==> flow/design.v <==
`timescale 1ns / 1ps
module rotr
    #(parameter BW = 64)
    (
        input [BW - 1:0] val,     
        input [5:0] n_1,          
        input [5:0] n_2,          
        output [BW - 1:0] out
    );
    assign out = ((val >> n_1) | (val << (BW - n_1))) ^ ((val >> n_2) | (val << (BW - n_2)));
endmodule
`timescale 1ns / 1ps
module round_counter (
    input clk,               
    input load,              
    input inc,               
    output reg [3:0] dout,   
    output reg done          
);
    always @(posedge clk) begin
        if (load) begin
            dout <= 0;        
            done <= 0;
        end
        else if (inc && !done) begin
            dout <= dout + 1;        
            if (dout == 4'd11)       
                done <= 1;
        end
    end
endmodule
`timescale 1ns / 1ps
module ascon_p_serial_multiround     
     #(parameter BW = 64) (
         input clk,
         input rstn,
         input en,                        
         input en_inc,                    
         input [2:0] slice_idx,           
         input [BW-1:0] slice_in,         
         output reg [BW-1:0] slice_out,   
         output done                      
     );
    reg [BW-1:0] state [0:4];
    wire [3:0] round;
    wire [BW*5 - 1:0] next_state_w;
    always @(posedge clk or negedge rstn) begin
        if (!rstn) begin
            state[0] <= 0; state[1] <= 0; state[2] <= 0;
            state[3] <= 0; state[4] <= 0;
        end else if (en) begin
            state[slice_idx] <= slice_in;
        end 
        else if (en_inc && !done) begin
            {state[0], state[1], state[2], state[3], state[4]} <= next_state_w;
        end
    end
    wire [BW-1:0] s_rc0, s_rc1, s_rc2, s_rc3, s_rc4;
    wire [BW-1:0] s_p1_0, s_p1_1, s_p1_2, s_p1_3, s_p1_4;
    wire [BW-1:0] t0, t1, t2, t3, t4;
    wire [BW-1:0] s_p2_0, s_p2_1, s_p2_2, s_p2_3, s_p2_4;
    wire [BW-1:0] s_sub_0, s_sub_1, s_sub_2, s_sub_3, s_sub_4;
    wire [BW-1:0] s_q0, s_q1, s_q2, s_q3, s_q4;
    wire [BW-1:0] s_ld_0, s_ld_1, s_ld_2, s_ld_3, s_ld_4;
    assign s_rc0 = state[0];
    assign s_rc1 = state[1];
    assign s_rc2 = state[2] ^ {{56'd0}, (8'd240 - 8'd15 * round)};  
    assign s_rc3 = state[3];
    assign s_rc4 = state[4];
    assign s_p1_0 = s_rc0 ^ s_rc4;
    assign s_p1_4 = s_rc4 ^ s_rc3;
    assign s_p1_2 = s_rc2 ^ s_rc1;
    assign s_p1_1 = s_rc1;
    assign s_p1_3 = s_rc3;
    assign t0 = (~s_p1_0) & s_p1_1;
    assign t1 = (~s_p1_1) & s_p1_2;
    assign t2 = (~s_p1_2) & s_p1_3;
    assign t3 = (~s_p1_3) & s_p1_4;
    assign t4 = (~s_p1_4) & s_p1_0;
    assign s_p2_0 = s_p1_0 ^ t1;
    assign s_p2_1 = s_p1_1 ^ t2;
    assign s_p2_2 = s_p1_2 ^ t3;
    assign s_p2_3 = s_p1_3 ^ t4;
    assign s_p2_4 = s_p1_4 ^ t0;
    assign s_sub_1 = s_p2_1 ^ s_p2_0;
    assign s_sub_0 = s_p2_0 ^ s_p2_4;
    assign s_sub_3 = s_p2_3 ^ s_p2_2;
    assign s_sub_2 = s_p2_2 ^ {BW{1'b1}};
    assign s_sub_4 = s_p2_4;
    assign s_ld_0 = s_sub_0 ^ s_q0;
    assign s_ld_1 = s_sub_1 ^ s_q1;
    assign s_ld_2 = s_sub_2 ^ s_q2;
    assign s_ld_3 = s_sub_3 ^ s_q3;
    assign s_ld_4 = s_sub_4 ^ s_q4;
    assign next_state_w = {s_ld_0, s_ld_1, s_ld_2, s_ld_3, s_ld_4};
    reg [BW-1:0] tmp_out;
    always @(*) begin
        case (slice_idx)
            3'd0: tmp_out = state[0];
            3'd1: tmp_out = state[1];
            3'd2: tmp_out = state[2];
            3'd3: tmp_out = state[3];
            3'd4: tmp_out = state[4];
            default: tmp_out = 0;
        endcase
    end
    always @(posedge clk or negedge rstn) begin
        if (!rstn)
            slice_out <= 'd0;
        else 
            slice_out <= tmp_out;
    end
    round_counter round_ctr (
        .clk(clk),
        .load(!rstn || en),    
        .inc(en_inc),
        .dout(round),
        .done(done)
    );
    rotr ROT0(.val(s_sub_0), .n_1(19), .n_2(28), .out(s_q0));
    rotr ROT1(.val(s_sub_1), .n_1(61), .n_2(39), .out(s_q1));
    rotr ROT2(.val(s_sub_2), .n_1(1),  .n_2(6),  .out(s_q2));
    rotr ROT3(.val(s_sub_3), .n_1(10), .n_2(17), .out(s_q3));
    rotr ROT4(.val(s_sub_4), .n_1(7),  .n_2(41), .out(s_q4));
endmodule
# Step by step through the tools: ascon_p_serial_multiround
# Module ascon_p_serial_multiround before and after one edit of its RTL, step after step.
# Lines under "orig" count in the file above, lines under "edited" in the edited file.
# "change" is "edited" less "orig", of the values as shown; "rel_change_pct" is that difference over "orig", in percent.
# Operators: Yosys type, input widths -> output width; for muxes data width and select width s.
# Library cell names are shortened.
# Not given: -
[inputs]
top_module = "ascon_p_serial_multiround"
clock = "clk"
cell_library = "sky130hd"
pvt_corner = "tt_025C_1v80"

# The edit
# Unified diff, file above to edited file.
# The edited RTL no longer does the same as the RTL above: the edit was made by script, with no optimisation intended.
# begin of diff
@@ -45,9 +45,6 @@
     wire [3:0] round;
     wire [BW*5 - 1:0] next_state_w;
-    always @(posedge clk or negedge rstn) begin
-        if (!rstn) begin
-            state[0] <= 0; state[1] <= 0; state[2] <= 0;
-            state[3] <= 0; state[4] <= 0;
-        end else if (en) begin
+    always @(posedge clk) begin
+        if (en) begin
             state[slice_idx] <= slice_in;
         end 
# end of diff

# Word-level counts
# Source: Yosys, flattened and elaborated. Widths are those after wreduce. Registers that Yosys merges into a memory's read port (data or address) are not register bits. Print and check cells do not count. Equal cells are merged and count once.
# Yosys's memory passes give these memory sizes; they may raise the number of words (mostly to a power of two), join words into wider ones and drop unused or constant bits.
[word_totals]
columns = ["element", "orig", "edited", "change", "rel_change_pct"]
rows = [
  ["regBits", 389, 69, -320, -82.26],
  ["latchBits", 0, 0, 0, "-"],
  ["ramBits", 0, 512, 512, "-"],
  ["rom_bits", 0, 0, 0, "-"],
  ["mem_count", 0, 1, 1, "-"],
  ["inputBits", 71, 71, 0, 0.00],
  ["out_inout_bits", 65, 65, 0, 0.00],
  ["word_cells", 92, 77, -15, -16.30],
]
[op_classes]
columns = ["element", "orig", "edited", "change", "rel_change_pct"]
rows = [
  ["n_addsub", 2, 2, 0, 0.00],
  ["n_mul", 1, 1, 0, 0.00],
  ["div_mod_pow", 0, 0, 0, "-"],
  ["n_cmp", 0, 0, 0, "-"],
  ["n_eq", 10, 5, -5, -50.00],
  ["shifts", 0, 0, 0, "-"],
  ["mux", 16, 16, 0, 0.00],
  ["logic", 43, 43, 0, 0.00],
  ["reduce_and_logical", 12, 6, -6, -50.00],
]
[ops]
columns = ["operator", "orig", "edited", "change", "rel_change_pct"]
rows = [
  ["$reduce_and 2->1", 6, 1, -5, -83.33],
  ["$ne 2x1->1 const B", 5, 0, -5, -100.00],
  ["$mux 64", 15, 11, -4, -26.67],
  ["$mux 1", 0, 3, 3, "-"],
  ["$reduce_bool 2->1", 1, 0, -1, -100.00],
  ["$mux 3", 0, 1, 1, "-"],
]
# Operator kinds equal on both sides are left out: 26.

# Depth
# Yosys ltp: most cells in a row. Word level: on the elaborated netlist, between registers, memories and ports. Mapped: between sequential cells and ports; inverters and the memories' decode and read muxes count.
[logic_depth]
columns = ["element", "orig", "edited", "change", "rel_change_pct"]
rows = [
  ["depth_word", 13, 13, 0, 0.00],
  ["ABC_AREA", "0", "0", "-", "-"],
  ["mapped_depth", 18, 19, 1, 5.56],
  ["mapped_depth_nobuf", 18, 19, 1, 5.56],
]

# Mapped cells and area
# The flow's flattened synthesis, as Yosys stat reports it; memories are mapped. The netlist is that of the ABC_AREA named above (0 if unset); the other value can give another one.
[types]
columns = ["cell_type", "orig", "edited", "change", "rel_change_pct"]
rows = [
  ["dfrtp_1", 384, 64, -320, -83.33],
  ["edfxtp_1", 0, 320, 320, "-"],
  ["xnor2_1", 856, 632, -224, -26.17],
  ["nand2_1", 378, 200, -178, -47.09],
  ["o211ai_1", 164, 0, -164, -100.00],
  ["a21oi_1", 134, 290, 156, 116.42],
  ["o21ai_0", 293, 153, -140, -47.78],
  ["o21a_1", 128, 1, -127, -99.22],
  ["nand2b_1", 84, 2, -82, -97.62],
  ["xnor3_1", 1, 68, 67, 6700.00],
  ["clkbuf_1", 121, 86, -35, -28.93],
  ["buf_2", 27, 5, -22, -81.48],
  ["a31oi_1", 24, 3, -21, -87.50],
  ["nor2_1", 176, 191, 15, 8.52],
  ["buf_1", 25, 10, -15, -60.00],
  ["o21ai_1", 1, 14, 13, 1300.00],
  ["a21boi_0", 9, 0, -9, -100.00],
  ["mux2i_1", 103, 111, 8, 7.77],
]
# Cell types equal on both sides are left out: 4.
# Not every row of either side is listed.
[mapped]
columns = ["element", "orig", "edited", "change", "rel_change_pct"]
rows = [
  ["mapped_cells", 3699, 2967, -732, -19.79],
  ["area_mm2", 0.0326275, 0.0305956, -0.0020319, -6.23],
  ["sequential_area_mm2", 0.0097093, 0.0113108, 0.0016015, 16.49],
  ["ff_cells", 389, 389, 0, 0.00],
]
# By module: a second synthesis without flattening, with its own total; a netlist apart from the flattened one above.
[hier_totals]
columns = ["element", "orig", "edited", "change", "rel_change_pct"]
rows = [
  ["cells_unflattened", 14934, 14487, -447, -2.99],
  ["hier_area_mm2", 0.1278251, 0.1259533, -0.0018718, -1.46],
]
# Each row is one instance without its submodules.
[by_module_orig]
columns = ["mod", "n_inst", "cells", "mod_area_mm2"]
rows = [
  ["rotr", 5, 2371, 0.0198065],
  ["ascon_p_serial_multiround", 1, 3058, 0.0285762],
  ["round_counter", 1, 21, 0.0002165],
]
[by_module_edited]
columns = ["mod", "n_inst", "cells", "mod_area_mm2"]
rows = [
  ["rotr", 5, 2371, 0.0198065],
  ["ascon_p_serial_multiround", 1, 2611, 0.0267044],
  ["round_counter", 1, 21, 0.0002165],
]

# Timing after synthesis
# Path of least setup slack by OpenSTA after synthesis, without wires, with an ideal clock, recovery checks aside; 20% of the period is set as input and as output delay. Where synthesis merged equal registers, the netlist keeps one of their names.
[synth_timing]
columns = ["element", "orig", "edited", "change", "rel_change_pct"]
rows = [
  ["path_kind", "register to register", "input to register", "-", "-"],
  ["start", "register round_ctr.dout[2]", "input slice_idx[0]", "-", "-"],
  ["end", "register state[3][53]", "memory state[1][0]", "-", "-"],
  ["tclk_ps", 4200, 4200, 0, 0.00],
  ["setup_time_ps", 133, 574, 441, "-"],
  ["launch_ps", 0, 840, 840, "-"],
  ["t_arrival_ps", 4034, 6328, 2294, 56.87],
  ["t_required_ps", 4067, 3626, -441, -10.84],
  ["path_slack_ps", 33, -2703, -2736, "-"],
  ["delay_ps", 4167, 6062, 1895, 45.48],
  ["path_stages", 18, 5, -13, -72.22],
  ["synth_period_reached_ps", 4167, 6903, 2736, 65.66],
]
# "delay_ps" = arrival - input delay + setup time.
# "path_stages": output pins that drive a net of the path, with the launching flip-flop's if there is one; two outputs of one cell count as two.
# "synth_period_reached_ps" is the clock period less the worst setup slack; recovery checks do not enter. This is arithmetic on one report: input and output delays are still those of the set period (20% each).
# Between the ends stands the longest chain of elaborated cells between them, by number of cells; it is not shown to be the way that was timed. Of several equally long chains one is given.
# Each line given opens the expression or statement behind the cell; cells for indexed reads and writes are added by Yosys, which also makes memories of some case tables.
[synth_between_orig]
cell_sequence = "dfxtp_1 > inv_1 > fa_1 > fa_1 > inv_1 > ha_1 > inv_1 > ha_1 > a21o_1 > a21oi_1 > xnor2_1 > ha_1 > xnor2_1 > xnor2_1 > xor2_1 > xnor2_1 > o21ai_0 > o21ai_0"
elab_chain_len = 11
cells_between = 11
classes_between = "add/sub: 1; mul: 1; mux: 2; logic: 7"
[synth_lines_orig]
columns = ["element", "line_no", "rtl"]
rows = [
  ["start: declaration", 17, "output reg [3:0] dout,"],
  ["start: assignment", 22, "dout <= 0;"],
  ["start: assignment", 26, "dout <= dout + 1;"],
  ["$mul 4x4->8", 67, "assign s_rc2 = state[2] ^ {{56'd0}, (8'd240 - 8'd15 * round)};"],
  ["$sub 8x8->8", 67, ""],
  ["$xor 64x8->64", 67, ""],
  ["$xor 64x64->64", 72, "assign s_p1_2 = s_rc2 ^ s_rc1;"],
  ["$xor 64x64->64", 82, "assign s_p2_2 = s_p1_2 ^ t3;"],
  ["$xor 64x64->64", 87, "assign s_sub_3 = s_p2_3 ^ s_p2_2;"],
  ["$or 47x64->64", 10, "assign out = ((val >> n_1) | (val << (BW - n_1))) ^ ((val >> n_2) | (val << (BW - n_2)));"],
  ["$xor 64x64->64", 10, ""],
  ["$xor 64x64->64", 93, "assign s_ld_3 = s_sub_3 ^ s_q3;"],
  ["$mux 64", 54, "else if (en_inc && !done) begin"],
  ["$mux 64", 51, "end else if (en) begin"],
  ["end: assignment", 50, "state[3] <= 0; state[4] <= 0;"],
  ["end: assignment", 52, "state[slice_idx] <= slice_in;"],
  ["end: declaration", 44, "reg [BW-1:0] state [0:4];"],
]
[synth_between_edited]
cell_sequence = "clkbuf_1 > buf_2 > buf_1 > nand2_1 > o21ai_0"
elab_chain_len = 1
cells_between = 1
classes_between = "mux: 1"
[synth_lines_edited]
columns = ["element", "line_no", "rtl"]
rows = [
  ["start: declaration", 39, "input [2:0] slice_idx,"],
  ["$mux 3", 48, "if (en) begin"],
  ["end: declaration", 44, "reg [BW-1:0] state [0:4];"],
]

# Timing after layout
# Path of least setup slack in the final report of the runs of set A (OpenROAD, finished layout, wires in). Where an end is a register, its clock arrival counts in the times.
# The report prints the path's times to 10 ps; the period is as set.
[layout_timing]
columns = ["element", "orig", "edited", "change", "rel_change_pct"]
rows = [
  ["path_kind", "register to register", "register to register", "-", "-"],
  ["start", "register round_ctr.dout[1]", "register round_ctr.dout[3]", "-", "-"],
  ["end", "register state[3][53]", "memory state[0][7]", "-", "-"],
  ["tclk_ps", 4200, 4200, 0, 0.00],
  ["setup_time_ps", 130, 140, 10, "-"],
  ["launch_ps", 610, 610, 0, 0.00],
  ["t_arrival_ps", 4530, 4550, 20, 0.44],
  ["t_required_ps", 4690, 4670, -20, -0.43],
  ["path_slack_ps", 160, 120, -40, "-"],
  ["path_stages", 18, 20, 2, 11.11],
]
# Between the ends stands the longest chain of elaborated cells between them, by number of cells; it is not shown to be the way that was timed. Of several equally long chains one is given.
[layout_between_orig]
cell_sequence = "dfxtp_2 > buf_4 > ha_1 > fa_1 > inv_1 > ha_1 > fa_1 > a21o_1 > a21oi_1 > xnor2_1 > ha_1 > xnor2_2 > xnor2_2 > buf_4 > xor2_1 > xnor2_1 > o21ai_0 > o21ai_0"
elab_chain_len = 11
cells_between = 11
classes_between = "add/sub: 1; mul: 1; mux: 2; logic: 7"
[layout_lines_orig]
columns = ["element", "line_no", "rtl"]
rows = [
  ["start: declaration", 17, "output reg [3:0] dout,"],
  ["start: assignment", 22, "dout <= 0;"],
  ["start: assignment", 26, "dout <= dout + 1;"],
  ["$mul 4x4->8", 67, "assign s_rc2 = state[2] ^ {{56'd0}, (8'd240 - 8'd15 * round)};"],
  ["$sub 8x8->8", 67, ""],
  ["$xor 64x8->64", 67, ""],
  ["$xor 64x64->64", 72, "assign s_p1_2 = s_rc2 ^ s_rc1;"],
  ["$xor 64x64->64", 82, "assign s_p2_2 = s_p1_2 ^ t3;"],
  ["$xor 64x64->64", 87, "assign s_sub_3 = s_p2_3 ^ s_p2_2;"],
  ["$or 47x64->64", 10, "assign out = ((val >> n_1) | (val << (BW - n_1))) ^ ((val >> n_2) | (val << (BW - n_2)));"],
  ["$xor 64x64->64", 10, ""],
  ["$xor 64x64->64", 93, "assign s_ld_3 = s_sub_3 ^ s_q3;"],
  ["$mux 64", 54, "else if (en_inc && !done) begin"],
  ["$mux 64", 51, "end else if (en) begin"],
  ["end: assignment", 50, "state[3] <= 0; state[4] <= 0;"],
  ["end: assignment", 52, "state[slice_idx] <= slice_in;"],
  ["end: declaration", 44, "reg [BW-1:0] state [0:4];"],
]
[layout_between_edited]
cell_sequence = "dfxtp_2 > buf_4 > fa_2 > inv_2 > fa_1 > inv_1 > ha_1 > inv_2 > ha_4 > a21oi_4 > a211oi_2 > or3_4 > nand2_2 > ha_4 > xor3_2 > buf_4 > xor2_2 > buf_4 > xnor3_1 > a21oi_1"
[layout_lines_edited]
columns = ["element", "line_no", "rtl"]
rows = [
  ["start: declaration", 17, "output reg [3:0] dout,"],
  ["start: assignment", 22, "dout <= 0;"],
  ["start: assignment", 26, "dout <= dout + 1;"],
  ["end: declaration", 44, "reg [BW-1:0] state [0:4];"],
]
# edited: No chain of elaborated cells between the ends is given.

# Flow runs
# Runs of the flow (Yosys, OpenROAD) on both versions; the two runs of a pair have the same settings. The constraints put input and output delay at 20% of the set period each and load the outputs with 0.01 pF.
[flow_settings_set_A]
CORE_UTILIZATION = 40
period_ns = 4.2
CAP_MARGIN = 20
CORE_MARGIN = 2
SLEW_MARGIN = 20
[results_set_A]
columns = ["element", "orig", "edited", "change", "rel_change_pct"]
rows = [
  ["yosys.chip_area_mm2", 0.0326275, 0.0305956, -0.0020319, -6.23],
  ["final_die_area_mm2", 0.0838682, 0.0787167, -0.0051515, -6.14],
  ["finish.stdcell_area_mm2", 0.0378913, 0.0361647, -0.0017266, -4.56],
  ["finalUtil_pct", 47.0, 47.7, 0.7, "-"],
  ["fin_ws_ps", 165, 124, -41, "-"],
  ["tns_setup_ps", 0, 0, 0, "-"],
]
[flow_settings_set_B]
ABC_AREA = 0
CELL_PAD_IN_SITES_GLOBAL_PLACEMENT = 1
CORE_ASPECT_RATIO = 1.56
CORE_MARGIN = 9
CORE_UTILIZATION = 32
CTS_CLUSTER_SIZE = 41
GPL_TIMING_DRIVEN = 0
MIN_ROUTING_LAYER = "met2"
PLACE_DENSITY_LB_ADDON = 0.17
SETUP_SLACK_MARGIN = -0.01
SLEW_MARGIN = 0
period_ns = 6.63
CAP_MARGIN = 20
[results_set_B]
columns = ["element", "orig", "edited", "change", "rel_change_pct"]
rows = [
  ["yosys.chip_area_mm2", 0.0326275, 0.0305956, -0.0020319, -6.23],
  ["final_die_area_mm2", 0.114065, 0.107343, -0.006722, -5.89],
  ["finish.stdcell_area_mm2", 0.0387484, 0.0368528, -0.0018956, -4.89],
  ["finalUtil_pct", 38.5, 38.9, 0.4, "-"],
  ["fin_ws_ps", 379, 440, 61, "-"],
  ["tns_setup_ps", 0, 0, 0, "-"],
]
